==> flow/design.v <==
`timescale 1ns / 1ps
module srl_oneshot(
		input clk250_i,
		input rst_i,
		input trig_i,
		output scal_o
    );
	parameter ONESHOT_LENGTH = 16;
	reg flag;
	reg [15:0] delay_line;
	always @(posedge clk250_i) begin
		if (rst_i) begin
			flag <= 0;
			delay_line <= {16{1'b0}};
		end else begin
			if (trig_i) flag <= 1;
			else if (delay_line[ONESHOT_LENGTH-1]) flag <= 0;
			delay_line <= {delay_line[14:0],trig_i};
		end
	end
	assign scal_o = flag;
endmodule
`timescale 1ns / 1ps
module srl_oneshot_with_ref(
		input clk250_i,
		input rst_i,
		input pulse_i,
		input trig_i,
		output mon_scal_o,
		output scal_o
    );
	parameter ONESHOT_LENGTH = 16;
	reg [1:0] mon_flag_reg;
	reg mon_flag;
	reg flag;
	reg [15:0] delay_line;
	reg [15:0] mon_delay_line;
	always @(posedge clk250_i) begin
		if (rst_i) begin
			mon_flag_reg <= 2'b00;
			mon_flag <= 0;
			mon_delay_line <= {16{1'b0}};
			flag <= 0;
			delay_line <= {16{1'b0}};
		end else begin
			mon_flag_reg <= {mon_flag_reg[0],flag & pulse_i};
			if (mon_flag_reg[0] && !mon_flag_reg[1]) mon_flag <= 1;
			else if (mon_delay_line[ONESHOT_LENGTH-1]) mon_flag <= 0;
			mon_delay_line <= {mon_delay_line[14:0],mon_flag_reg[0] && !mon_flag_reg[1]};
			if (trig_i) flag <= 1;
			else if (delay_line[ONESHOT_LENGTH-1]) flag <= 0;
			delay_line <= {delay_line[14:0],trig_i};
		end
	end
	assign scal_o = flag;
	assign mon_scal_o = mon_flag;
endmodule
`timescale 1ns / 1ps
module ANITA3_trigger_holdoff(
		input clk250_i,
		input rst_i,
		input trig_i,
		output holdoff_o
    );
	reg holdoff_div_2;
	reg [3:0] holdoff_counter;
	wire [4:0] holdoff_counter_plus_one = holdoff_counter + 1;
	reg trigger_holdoff;
	reg clear_holdoff;
	always @(posedge clk250_i) begin
		if (rst_i) begin
			trigger_holdoff <= 0;
			holdoff_div_2 <= 0;
			holdoff_counter <= {4{1'b0}};
			clear_holdoff <= 0;
		end else begin
			if (clear_holdoff) trigger_holdoff <= 0;
			else if (trig_i) trigger_holdoff <= 1;
			if (!trigger_holdoff) holdoff_div_2 <= 0;
			else holdoff_div_2 <= ~holdoff_div_2;
			if (!trigger_holdoff) holdoff_counter <= {4{1'b0}};
			else if (holdoff_div_2) holdoff_counter <= holdoff_counter_plus_one;
			clear_holdoff <= holdoff_counter_plus_one[4];
		end
	end
	assign holdoff_o = trigger_holdoff;
endmodule
`timescale 1ns / 1ps
module ANITA3_simple_trigger_map(
		clk250_i,
		rst_i,
		L1_i,
		mask_i,
		V_pol_phi_o,
		H_pol_phi_o
    );
	parameter NUM_SURFS = 12;
	parameter NUM_TRIG = 4;
	parameter NUM_PHI = 16;
	input clk250_i;
	input rst_i;
	input [NUM_SURFS*NUM_TRIG-1:0] L1_i;
	input [2*NUM_PHI-1:0] mask_i;
	output [NUM_PHI-1:0] V_pol_phi_o;
	output [NUM_PHI-1:0] H_pol_phi_o;
	wire [NUM_PHI-1:0] V_pol_phi_in;
	wire [NUM_PHI-1:0] H_pol_phi_in;
	wire [NUM_TRIG-1:0] SURF_L1[NUM_SURFS-1:0];
	generate
		genvar s;
		for (s=0;s<NUM_SURFS;s=s+1) begin : SL
			assign SURF_L1[s] = L1_i[4*s +: 4];
		end
	endgenerate
	wire [NUM_PHI-1:0] V_pol_mask = mask_i[0 +: NUM_PHI];
	wire [NUM_PHI-1:0] H_pol_mask = mask_i[NUM_PHI +: NUM_PHI];
	reg [NUM_PHI-1:0] V_pol_phi_reg;
	reg [NUM_PHI-1:0] H_pol_phi_reg;
	reg [NUM_PHI-1:0] V_pol_phi_pipe;
	reg [NUM_PHI-1:0] H_pol_phi_pipe;
	assign V_pol_phi_in[0] = SURF_L1[2][0];
	assign V_pol_phi_in[4] = SURF_L1[2][1];
	assign H_pol_phi_in[0] = SURF_L1[2][2];
	assign H_pol_phi_in[4] = SURF_L1[2][3];
	assign V_pol_phi_in[2] = SURF_L1[3][0];
	assign V_pol_phi_in[6] = SURF_L1[3][1];
	assign H_pol_phi_in[2] = SURF_L1[3][2];
	assign H_pol_phi_in[6] = SURF_L1[3][3];
	assign V_pol_phi_in[1] = SURF_L1[4][0];
	assign V_pol_phi_in[5] = SURF_L1[4][1];
	assign H_pol_phi_in[1] = SURF_L1[4][2];
	assign H_pol_phi_in[5] = SURF_L1[4][3];
	assign V_pol_phi_in[3] = SURF_L1[5][0];
	assign V_pol_phi_in[7] = SURF_L1[5][1];
	assign H_pol_phi_in[3] = SURF_L1[5][2];
	assign H_pol_phi_in[7] = SURF_L1[5][3];
	assign V_pol_phi_in[15] = SURF_L1[6][0];
	assign V_pol_phi_in[11] = SURF_L1[6][1];
	assign H_pol_phi_in[15] = SURF_L1[6][2];
	assign H_pol_phi_in[11] = SURF_L1[6][3];
	assign V_pol_phi_in[13] = SURF_L1[7][0];
	assign V_pol_phi_in[9] = SURF_L1[7][1];
	assign H_pol_phi_in[13] = SURF_L1[7][2];
	assign H_pol_phi_in[9] = SURF_L1[7][3];
	assign V_pol_phi_in[14] = SURF_L1[8][0];
	assign V_pol_phi_in[10] = SURF_L1[8][1];
	assign H_pol_phi_in[14] = SURF_L1[8][2];
	assign H_pol_phi_in[10] = SURF_L1[8][3];
	assign V_pol_phi_in[12] = SURF_L1[9][0];
	assign V_pol_phi_in[8] = SURF_L1[9][1];
	assign H_pol_phi_in[12] = SURF_L1[9][2];
	assign H_pol_phi_in[8] = SURF_L1[9][3];
	generate
		genvar j;
		for (j=0;j<NUM_PHI;j=j+1) begin : PHI
			always @(posedge clk250_i) begin : IFF
				if (rst_i) V_pol_phi_reg[j] <= 0;
				else if (V_pol_mask[j]) V_pol_phi_reg[j] <= 0;
				else V_pol_phi_reg[j] <= V_pol_phi_in[j];
				if (rst_i) H_pol_phi_reg[j] <= 0;
				else if (H_pol_mask[j]) H_pol_phi_reg[j] <= 0;
				else H_pol_phi_reg[j] <= H_pol_phi_in[j];
			end
		end
	endgenerate
	always @(posedge clk250_i) begin
		if (rst_i) begin
			V_pol_phi_pipe <= {NUM_PHI{1'b0}};
			H_pol_phi_pipe <= {NUM_PHI{1'b0}};
		end else begin
			V_pol_phi_pipe <= V_pol_phi_reg;
			H_pol_phi_pipe <= H_pol_phi_reg;
		end
	end
	assign V_pol_phi_o = V_pol_phi_pipe;
	assign H_pol_phi_o = H_pol_phi_pipe;
endmodule
`timescale 1ns / 1ps
module ANITA3_simple_trigger( clk250_i,
										rst_i,
										L1_i,
										trig_o,
										scal_o,
										scal_L1_o,
										disable_i,
										refpulse_i,
										mon_scal_o,
										ant_mask_i,
										phi_mask_i,
										phi_o,
										count_o
										);
   parameter NUM_SURFS = 12;
   parameter NUM_TRIG = 4;
   parameter NUM_HOLD = 4;   
	parameter NUM_PHI = 16;
   input clk250_i;
	input rst_i;
   input [NUM_SURFS*NUM_TRIG-1:0] L1_i;
	input [2*NUM_PHI-1:0] ant_mask_i;
	input [2*NUM_PHI-1:0] phi_mask_i;
   output 			  trig_o;
	output [2*NUM_PHI-1:0] phi_o;
	output [2*NUM_PHI-1:0] scal_o;
	output [2*NUM_PHI-1:0] scal_L1_o;
	input refpulse_i;
	output [2*NUM_PHI-1:0] mon_scal_o;
	output [7:0] count_o;
	input disable_i;
	wire [NUM_PHI-1:0] V_pol_phi;
	wire [NUM_PHI-1:0] H_pol_phi;
	ANITA3_simple_trigger_map u_map(.clk250_i(clk250_i),
											  .rst_i(rst_i),
											  .mask_i(ant_mask_i),
											  .L1_i(L1_i),
											  .V_pol_phi_o(V_pol_phi),
											  .H_pol_phi_o(H_pol_phi));
	reg [NUM_PHI-1:0] V_pol_trig;
	reg [NUM_PHI-1:0] H_pol_trig;
	reg [NUM_PHI-1:0] V_pol_phi_del;
	reg [NUM_PHI-1:0] H_pol_phi_del;
	reg [NUM_PHI-1:0] V_pol_hold;
	reg [NUM_PHI-1:0] H_pol_hold;
	reg [NUM_PHI-1:0] V_pol_pat;
	reg [NUM_PHI-1:0] H_pol_pat;	
	reg H_rf_trigger;
	reg V_rf_trigger;
	reg rf_trigger;
	reg [1:0] raw_rf_trigger;
	wire trigger_holdoff;
	reg [7:0] raw_rf_count;
	reg rf_count_flag;
	reg [7:0] rf_count;	
	reg trig_disable;
	generate
		genvar i;
		for (i=0;i<NUM_PHI;i=i+1) begin : RF_TRIG
			srl_oneshot l1v_scaler(.clk250_i(clk250_i),.rst_i(rst_i),.trig_i(V_pol_phi[i]), 
													.scal_o(scal_L1_o[i]));
			srl_oneshot l1h_scaler(.clk250_i(clk250_i),.rst_i(rst_i),.trig_i(H_pol_phi[i]), 
													.scal_o(scal_L1_o[NUM_PHI+i]));
			srl_oneshot_with_ref v_scaler(.clk250_i(clk250_i),.rst_i(rst_i),.trig_i(V_pol_trig[i]),.pulse_i(refpulse_i), 
													.scal_o(scal_o[i]), .mon_scal_o(mon_scal_o[i]));
			srl_oneshot_with_ref h_scaler(.clk250_i(clk250_i),.rst_i(rst_i),.trig_i(H_pol_trig[i]),.pulse_i(refpulse_i), 
													.scal_o(scal_o[NUM_PHI+i]), .mon_scal_o(mon_scal_o[NUM_PHI+i]));
			always @(posedge clk250_i) begin
				if (rst_i) begin
					V_pol_trig[i] <= 1'b0;
					H_pol_trig[i] <= 1'b0;
				end else begin
				V_pol_trig[i] <= ((V_pol_phi[i]) && (V_pol_phi[(i+1)%NUM_PHI])) && !phi_mask_i[i];  
				H_pol_trig[i] <= ((H_pol_phi[i]) && (H_pol_phi[(i+1)%NUM_PHI])) && !phi_mask_i[NUM_PHI+i];	
				end
				end
		end
	endgenerate
	always @(posedge clk250_i) begin
		if (rst_i) begin
			trig_disable <= 0;
			V_pol_phi_del <= {NUM_PHI{1'b0}};
			H_pol_phi_del <= {NUM_PHI{1'b0}};
			H_pol_hold <= {NUM_PHI{1'b0}};
			V_pol_hold <= {NUM_PHI{1'b0}};
			H_pol_pat <= {NUM_PHI{1'b0}};
			V_pol_pat <= {NUM_PHI{1'b0}};
			H_rf_trigger <= 0;
			V_rf_trigger <= 0;
			rf_trigger <= 0;
			raw_rf_trigger <= {2{1'b0}};
			rf_count_flag <= 0;
			raw_rf_count <= {8{1'b0}};
			rf_count <= {8{1'b0}};
		end else begin
		trig_disable <= disable_i;
		V_pol_phi_del <= V_pol_phi;
		H_pol_phi_del <= H_pol_phi;
		H_pol_hold <= H_pol_phi_del;
		V_pol_hold <= V_pol_phi_del;
		if ((H_rf_trigger || V_rf_trigger) && !trigger_holdoff) H_pol_pat <= H_pol_hold;
		if ((H_rf_trigger || V_rf_trigger) && !trigger_holdoff) V_pol_pat <= V_pol_hold;		
		H_rf_trigger <= |H_pol_trig;
		V_rf_trigger <= |V_pol_trig;
		rf_trigger <= (H_rf_trigger | V_rf_trigger) && !trigger_holdoff && !trig_disable;
		raw_rf_trigger <= {raw_rf_trigger[0],(H_rf_trigger | V_rf_trigger)};
		rf_count_flag <= (raw_rf_trigger[0] && !raw_rf_trigger[1]);
		if (rf_count_flag) raw_rf_count <= raw_rf_count + 1;
		if (rf_count_flag && trigger_holdoff) rf_count <= raw_rf_count;
			end
	end
	ANITA3_trigger_holdoff u_rf_holdoff(.clk250_i(clk250_i),
													.rst_i(rst_i),
													.trig_i(V_rf_trigger | H_rf_trigger),
													.holdoff_o(trigger_holdoff));
	assign trig_o = rf_trigger;
	assign phi_o = {H_pol_pat,V_pol_pat};
	assign count_o = rf_count;
endmodule
Wiki page: ANITA3_simple_trigger / tool data

* Step by step through the tools: ANITA3_simple_trigger
Module ANITA3_simple_trigger before and after one edit of its RTL, step after step. Lines under "unedited" count in the file above, lines under "edited" in the edited file. "change" is "edited" less "unedited", of the values as shown; "relative change" is that difference over "unedited", in percent. Not given: n/a
Set-up: top module ANITA3_simple_trigger, clock input clk250_i, library sky130hd, timing corner tt_025C_1v80

* Edit of the RTL
Unified diff, file above to edited file. This change comes from a script, not from a designer. The edited design behaves differently; no optimisation was intended.
begin of diff
@@ -180,5 +180,5 @@
 										rst_i,
 										L1_i,
-										trig_o,
+										trig_o_pin,
 										scal_o,
 										scal_L1_o,
@@ -200,5 +200,5 @@
 	input [2*NUM_PHI-1:0] ant_mask_i;
 	input [2*NUM_PHI-1:0] phi_mask_i;
-   output 			  trig_o;
+   output 			  trig_o_pin;
 	output [2*NUM_PHI-1:0] phi_o;
 	output [2*NUM_PHI-1:0] scal_o;
@@ -208,4 +208,8 @@
 	output [7:0] count_o;
 	input disable_i;
+	wire trig_o;
+	reg trig_o_ff;
+	always @(posedge clk250_i) trig_o_ff <= trig_o;
+	assign trig_o_pin = trig_o_ff;
 	wire [NUM_PHI-1:0] V_pol_phi;
 	wire [NUM_PHI-1:0] H_pol_phi;
end of diff

* After elaboration
Counts by Yosys on the flattened word-level netlist (proc, flatten, opt, wreduce; memories kept). Register bits leave out memories and registers merged into their read ports (data or address). Print and check cells are left out. Cells with the same type and inputs are merged into one.
Cells by class:
- add/subtract/negate cells | unedited 2, edited 2, change 0, relative change 0.00%
- mux-type cells | unedited 192, edited 192, change 0, relative change 0.00%
- bitwise gates (word level) | unedited 35, edited 35, change 0, relative change 0.00%
- reductions and logical operators | unedited 301, edited 301, change 0, relative change 0.00%
Operator list:
- 2-to-1 mux 1 bit | unedited 192, edited 192, change 0, relative change 0.00%
- logical AND 1 bit | unedited 101, edited 101, change 0, relative change 0.00%
- nonzero test 2 bit | unedited 96, edited 96, change 0, relative change 0.00%
- logical NOT 1 bit | unedited 67, edited 67, change 0, relative change 0.00%
- OR reduction 2 bit | unedited 34, edited 34, change 0, relative change 0.00%
- bitwise AND 1 bit | unedited 32, edited 32, change 0, relative change 0.00%
- NOT 1 bit | unedited 2, edited 2, change 0, relative change 0.00%
- OR reduction 16 bit | unedited 2, edited 2, change 0, relative change 0.00%
- adder 4 x 1 -> 5 bit (second input constant) | unedited 1, edited 1, change 0, relative change 0.00%
- adder 8 x 1 -> 8 bit (second input constant) | unedited 1, edited 1, change 0, relative change 0.00%
- logical OR 1 bit | unedited 1, edited 1, change 0, relative change 0.00%
- OR 1 bit | unedited 1, edited 1, change 0, relative change 0.00%
Storage and ports:
- bits in registers | unedited 1918, edited 1919, change +1, relative change +0.05%
- input bits | unedited 116, edited 116, change 0, relative change 0.00%
- output and inout port bits | unedited 137, edited 137, change 0, relative change 0.00%
- word-level cells | unedited 838, edited 839, change +1, relative change +0.12%

* Depth
Longest topological path by Yosys (ltp), each cell counted once; first at word level (registers and memories cut), then after technology mapping (sequential cells cut; the memories' decode and read muxes count).
Logic depth:
- word-level depth | unedited 3, edited 3, change 0, relative change 0.00%
- ABC_AREA | unedited 0, edited 0
- depth in mapped cells | unedited 5, edited 5, change 0, relative change 0.00%
- gate-level depth less buffers | unedited 4, edited 4, change 0, relative change 0.00%

* Synthesis result
Yosys stat after the flow's synthesis: flattened, memories mapped to cells. It holds for the ABC_AREA given above (unset counts as 0); a run with the other value may have another netlist.
Synthesis totals:
- cells in the netlist | unedited 4322, edited 4323, change +1, relative change +0.02%
- cell area after synthesis (µm²) | unedited 52421.5, edited 52441.5, change +20.0, relative change +0.04%
- area of sequential cells (µm²) | unedited 37115.6, edited 37135.6, change +20.0, relative change +0.05%
- flip-flops | unedited 1854, edited 1855, change +1, relative change +0.05%
- buffers | unedited 301, edited 301, change 0, relative change 0.00%
Cells by type:
- sky130_fd_sc_hd__dfxtp_1 | unedited 1854, edited 1855, change +1, relative change +0.05%
- sky130_fd_sc_hd__nor2b_1 | unedited 1100, edited 1100, change 0, relative change 0.00%
- sky130_fd_sc_hd__and2b_1 | unedited 504, edited 504, change 0, relative change 0.00%
- sky130_fd_sc_hd__clkbuf_1 | unedited 144, edited 144, change 0, relative change 0.00%
- sky130_fd_sc_hd__a21oi_1 | unedited 140, edited 140, change 0, relative change 0.00%
- sky130_fd_sc_hd__buf_4 | unedited 109, edited 109, change 0, relative change 0.00%
- sky130_fd_sc_hd__nand2_1 | unedited 76, edited 76, change 0, relative change 0.00%
- sky130_fd_sc_hd__nor2_1 | unedited 75, edited 75, change 0, relative change 0.00%
- sky130_fd_sc_hd__inv_1 | unedited 65, edited 65, change 0, relative change 0.00%
- sky130_fd_sc_hd__nand2b_1 | unedited 65, edited 65, change 0, relative change 0.00%
- sky130_fd_sc_hd__buf_2 | unedited 34, edited 34, change 0, relative change 0.00%
- sky130_fd_sc_hd__and2_1 | unedited 32, edited 32, change 0, relative change 0.00%
- sky130_fd_sc_hd__and3b_1 | unedited 32, edited 32, change 0, relative change 0.00%
- sky130_fd_sc_hd__nor3b_1 | unedited 32, edited 32, change 0, relative change 0.00%
- sky130_fd_sc_hd__buf_6 | unedited 13, edited 13, change 0, relative change 0.00%
- sky130_fd_sc_hd__nand3_1 | unedited 10, edited 10, change 0, relative change 0.00%
- sky130_fd_sc_hd__nor4_1 | unedited 8, edited 8, change 0, relative change 0.00%
- sky130_fd_sc_hd__xor2_1 | unedited 5, edited 5, change 0, relative change 0.00%
Not every row of either side is listed. The figures by module come from a second, unflattened synthesis with its own total; it is not the netlist above.
Second synthesis, totals:
- cell total of the unflattened synthesis | unedited 4338, edited 4339, change +1, relative change +0.02%
- area (unflattened synthesis) (µm²) | unedited 53975.5, edited 53984.3, change +8.8, relative change +0.02%
Each row is one instance without its submodules.
Modules, unedited:
- srl_oneshot_with_ref | instances 32, cells 80, area 999.7 µm², sequential area 720.7 µm²
- srl_oneshot | instances 32, cells 37, area 473.0 µm², sequential area 340.3 µm²
- ANITA3_simple_trigger | instances 1, cells 434, area 4633.2 µm², sequential area 3022.9 µm²
- ANITA3_simple_trigger_map | instances 1, cells 135, area 1948.1 µm², sequential area 1281.2 µm²
- ANITA3_trigger_holdoff | instances 1, cells 25, area 269.0 µm², sequential area 140.1 µm²
Modules, edited:
- srl_oneshot_with_ref | instances 32, cells 80, area 999.7 µm², sequential area 720.7 µm²
- srl_oneshot | instances 32, cells 37, area 473.0 µm², sequential area 340.3 µm²
- ANITA3_simple_trigger | instances 1, cells 435, area 4642.0 µm², sequential area 3042.9 µm²
- ANITA3_simple_trigger_map | instances 1, cells 135, area 1948.1 µm², sequential area 1281.2 µm²
- ANITA3_trigger_holdoff | instances 1, cells 25, area 269.0 µm², sequential area 140.1 µm²

* Path before layout
Path of least setup slack by OpenSTA after synthesis, without wires, with an ideal clock, recovery checks aside; 20% of the period is set as input and as output delay. Where synthesis merged equal registers, the netlist keeps one of their names.
Timing post-synthesis:
- kind | unedited input-to-reg, edited input-to-reg
- start point | unedited input rst_i, edited input rst_i
- end point | unedited register RF_TRIG[2].l1h_scaler.delay_line[10], edited register RF_TRIG[2].l1h_scaler.delay_line[10]
- period (ps) | unedited 4000, edited 4000, change 0, relative change 0.00%
- input delay (ps) | unedited 800, edited 800, change 0, relative change 0.00%
- library setup time (ps) | unedited 114, edited 114, change 0
- launch time at the first pin (ps) | unedited 800, edited 800, change 0, relative change 0.00%
- arrival (ps) | unedited 1481, edited 1481, change 0, relative change 0.00%
- required time (ps) | unedited 3886, edited 3886, change 0, relative change 0.00%
- slack (ps) | unedited 2405, edited 2405, change 0
- delay of the path (ps) | unedited 795, edited 795, change 0, relative change 0.00%
- stages | unedited 3, edited 3, change 0, relative change 0.00%
- buffers on the path | unedited 2, edited 2, change 0, relative change 0.00%
- period reached after synthesis (ps) | unedited 1595, edited 1595, change 0, relative change 0.00%
"delay of the path" = arrival - input delay + setup time. "stages" counts driving pins, that of a launching flip-flop among them; a cell with two outputs on the path counts twice. "period reached after synthesis" = period - worst setup slack (recovery checks aside). The figure is calculated, with input and output delays left at 20% of the set period.
Between the ends, post-synthesis, unedited: cell sequence sky130_fd_sc_hd__clkbuf_1 -> sky130_fd_sc_hd__clkbuf_1 -> sky130_fd_sc_hd__and2b_1, cells in the longest elaborated chain 0, elaborated cells between the ends (all ways) 0, source lines of those cells 0
RTL lines, path post-synthesis, unedited:
- start: declaration | line 198 | input rst_i;
- end: assignment | line 14 | delay_line <= {16{1'b0}};
- end: assignment | line 18 | delay_line <= {delay_line[14:0],trig_i};
- end: declaration | line 10 | reg [15:0] delay_line;
Between the ends, post-synthesis, edited: cell sequence sky130_fd_sc_hd__clkbuf_1 -> sky130_fd_sc_hd__clkbuf_1 -> sky130_fd_sc_hd__and2b_1, cells in the longest elaborated chain 0, elaborated cells between the ends (all ways) 0, source lines of those cells 0
RTL lines, path post-synthesis, edited:
- start: declaration | line 198 | input rst_i;
- end: assignment | line 14 | delay_line <= {16{1'b0}};
- end: assignment | line 18 | delay_line <= {delay_line[14:0],trig_i};
- end: declaration | line 10 | reg [15:0] delay_line;

* Worst path after layout
From the final timing report of each run of pair A: the path of least setup slack in the routed layout; clock arrival at registers is part of the times. The path's times are printed in steps of 10 ps; the period is the one set.
Timing post-layout:
- kind | unedited reg-to-output, edited reg-to-output
- start point | unedited register RF_TRIG[0].v_scaler.flag, edited register V_pol_pat[5]
- end point | unedited output scal_o[0], edited output phi_o[5]
- period (ps) | unedited 2680, edited 2680, change 0, relative change 0.00%
- output delay (ps) | unedited 540, edited 540, change 0, relative change 0.00%
- launch time at the first pin (ps) | unedited 780, edited 750, change -30, relative change -3.85%
- arrival (ps) | unedited 1910, edited 1850, change -60, relative change -3.14%
- required time (ps) | unedited 2140, edited 2140, change 0, relative change 0.00%
- slack (ps) | unedited 240, edited 290, change +50
- stages | unedited 2, edited 2, change 0, relative change 0.00%
- buffers on the path | unedited 1, edited 1, change 0, relative change 0.00%
A register here has more assigning lines than the two given.
Between the ends, post-layout, unedited: cell sequence sky130_fd_sc_hd__dfxtp_1 -> sky130_fd_sc_hd__clkdlybuf4s50_1, cells in the longest elaborated chain 0, elaborated cells between the ends (all ways) 0, source lines of those cells 0
RTL lines, path post-layout, unedited:
- start: declaration | line 35 | reg flag;
- start: assignment | line 43 | flag <= 0;
- start: assignment | line 50 | if (trig_i) flag <= 1;
- end: declaration | line 204 | output [2*NUM_PHI-1:0] scal_o;
Between the ends, post-layout, edited: cell sequence sky130_fd_sc_hd__dfxtp_1 -> sky130_fd_sc_hd__clkdlybuf4s50_1, cells in the longest elaborated chain 0, elaborated cells between the ends (all ways) 0, source lines of those cells 0
RTL lines, path post-layout, edited:
- start: declaration | line 228 | reg [NUM_PHI-1:0] V_pol_pat;
- start: assignment | line 269 | V_pol_pat <= {NUM_PHI{1'b0}};
- start: assignment | line 284 | if ((H_rf_trigger || V_rf_trigger) && !trigger_holdoff) V_pol_pat <= V_pol_hold;
- end: declaration | line 203 | output [2*NUM_PHI-1:0] phi_o;

* Layout results
Both versions went through the flow (Yosys, OpenROAD) with the same settings in each pair. Constraints: input delay and output delay 20% of the set period each, output load 0.01 pF.
Flow settings, pair A: CORE_UTILIZATION 40, period_ns 2.68, CAP_MARGIN 20, CORE_MARGIN 2, SLEW_MARGIN 20
Measured results, pair A:
- netlist area reported by Yosys (µm²) | unedited 52421.5, edited 52441.5, change +20.0, relative change +0.04%
- die outline area (µm²) | unedited 133967.0, edited 134015.0, change +48.0, relative change +0.04%
- standard-cell area after routing (µm²) | unedited 62209.7, edited 61963.2, change -246.5, relative change -0.40%
- post-layout utilization (%) | unedited 47.9, edited 47.7, change -0.2
- lowest setup slack (ps) | unedited 236, edited 290, change +54
- setup total negative slack (ps) | unedited 0, edited 0, change 0
- worst hold slack in the final report (ps) | unedited 100, edited 218, change +118
- total design power (uW) | unedited 55023, edited 53529, change -1494, relative change -2.72%
- achieved period (ps) | unedited 2444, edited 2390, change -54, relative change -2.21%
Flow settings, pair B: ABC_AREA 0, CORE_MARGIN 10, CORE_UTILIZATION 26, GPL_ROUTABILITY_DRIVEN 0, SETUP_SLACK_MARGIN 0.1, TNS_END_PERCENT 30, period_ns 1.59, CAP_MARGIN 20, SLEW_MARGIN 20
Measured results, pair B:
- netlist area reported by Yosys (µm²) | unedited 52421.5, edited 52441.5, change +20.0, relative change +0.04%
- die outline area (µm²) | unedited 219980.0, edited 220064.0, change +84.0, relative change +0.04%
- standard-cell area after routing (µm²) | unedited 64845.9, edited 65389.0, change +543.1, relative change +0.84%
- post-layout utilization (%) | unedited 32.4, edited 32.7, change +0.3
- lowest setup slack (ps) | unedited -19, edited -41, change -22
- setup total negative slack (ps) | unedited -117, edited -695, change -578
- worst hold slack in the final report (ps) | unedited 92, edited 97, change +5
- total design power (uW) | unedited 91847, edited 93320, change +1473, relative change +1.60%
- achieved period (ps) | unedited 1609, edited 1631, change +22, relative change +1.37%
"achieved period" is the run's clock period less its worst setup slack. It is reckoned from that one timing run; input and output delays stay at 20% of the period that was set. "total design power": no workload was simulated; the value follows from the tool's default switching activity.
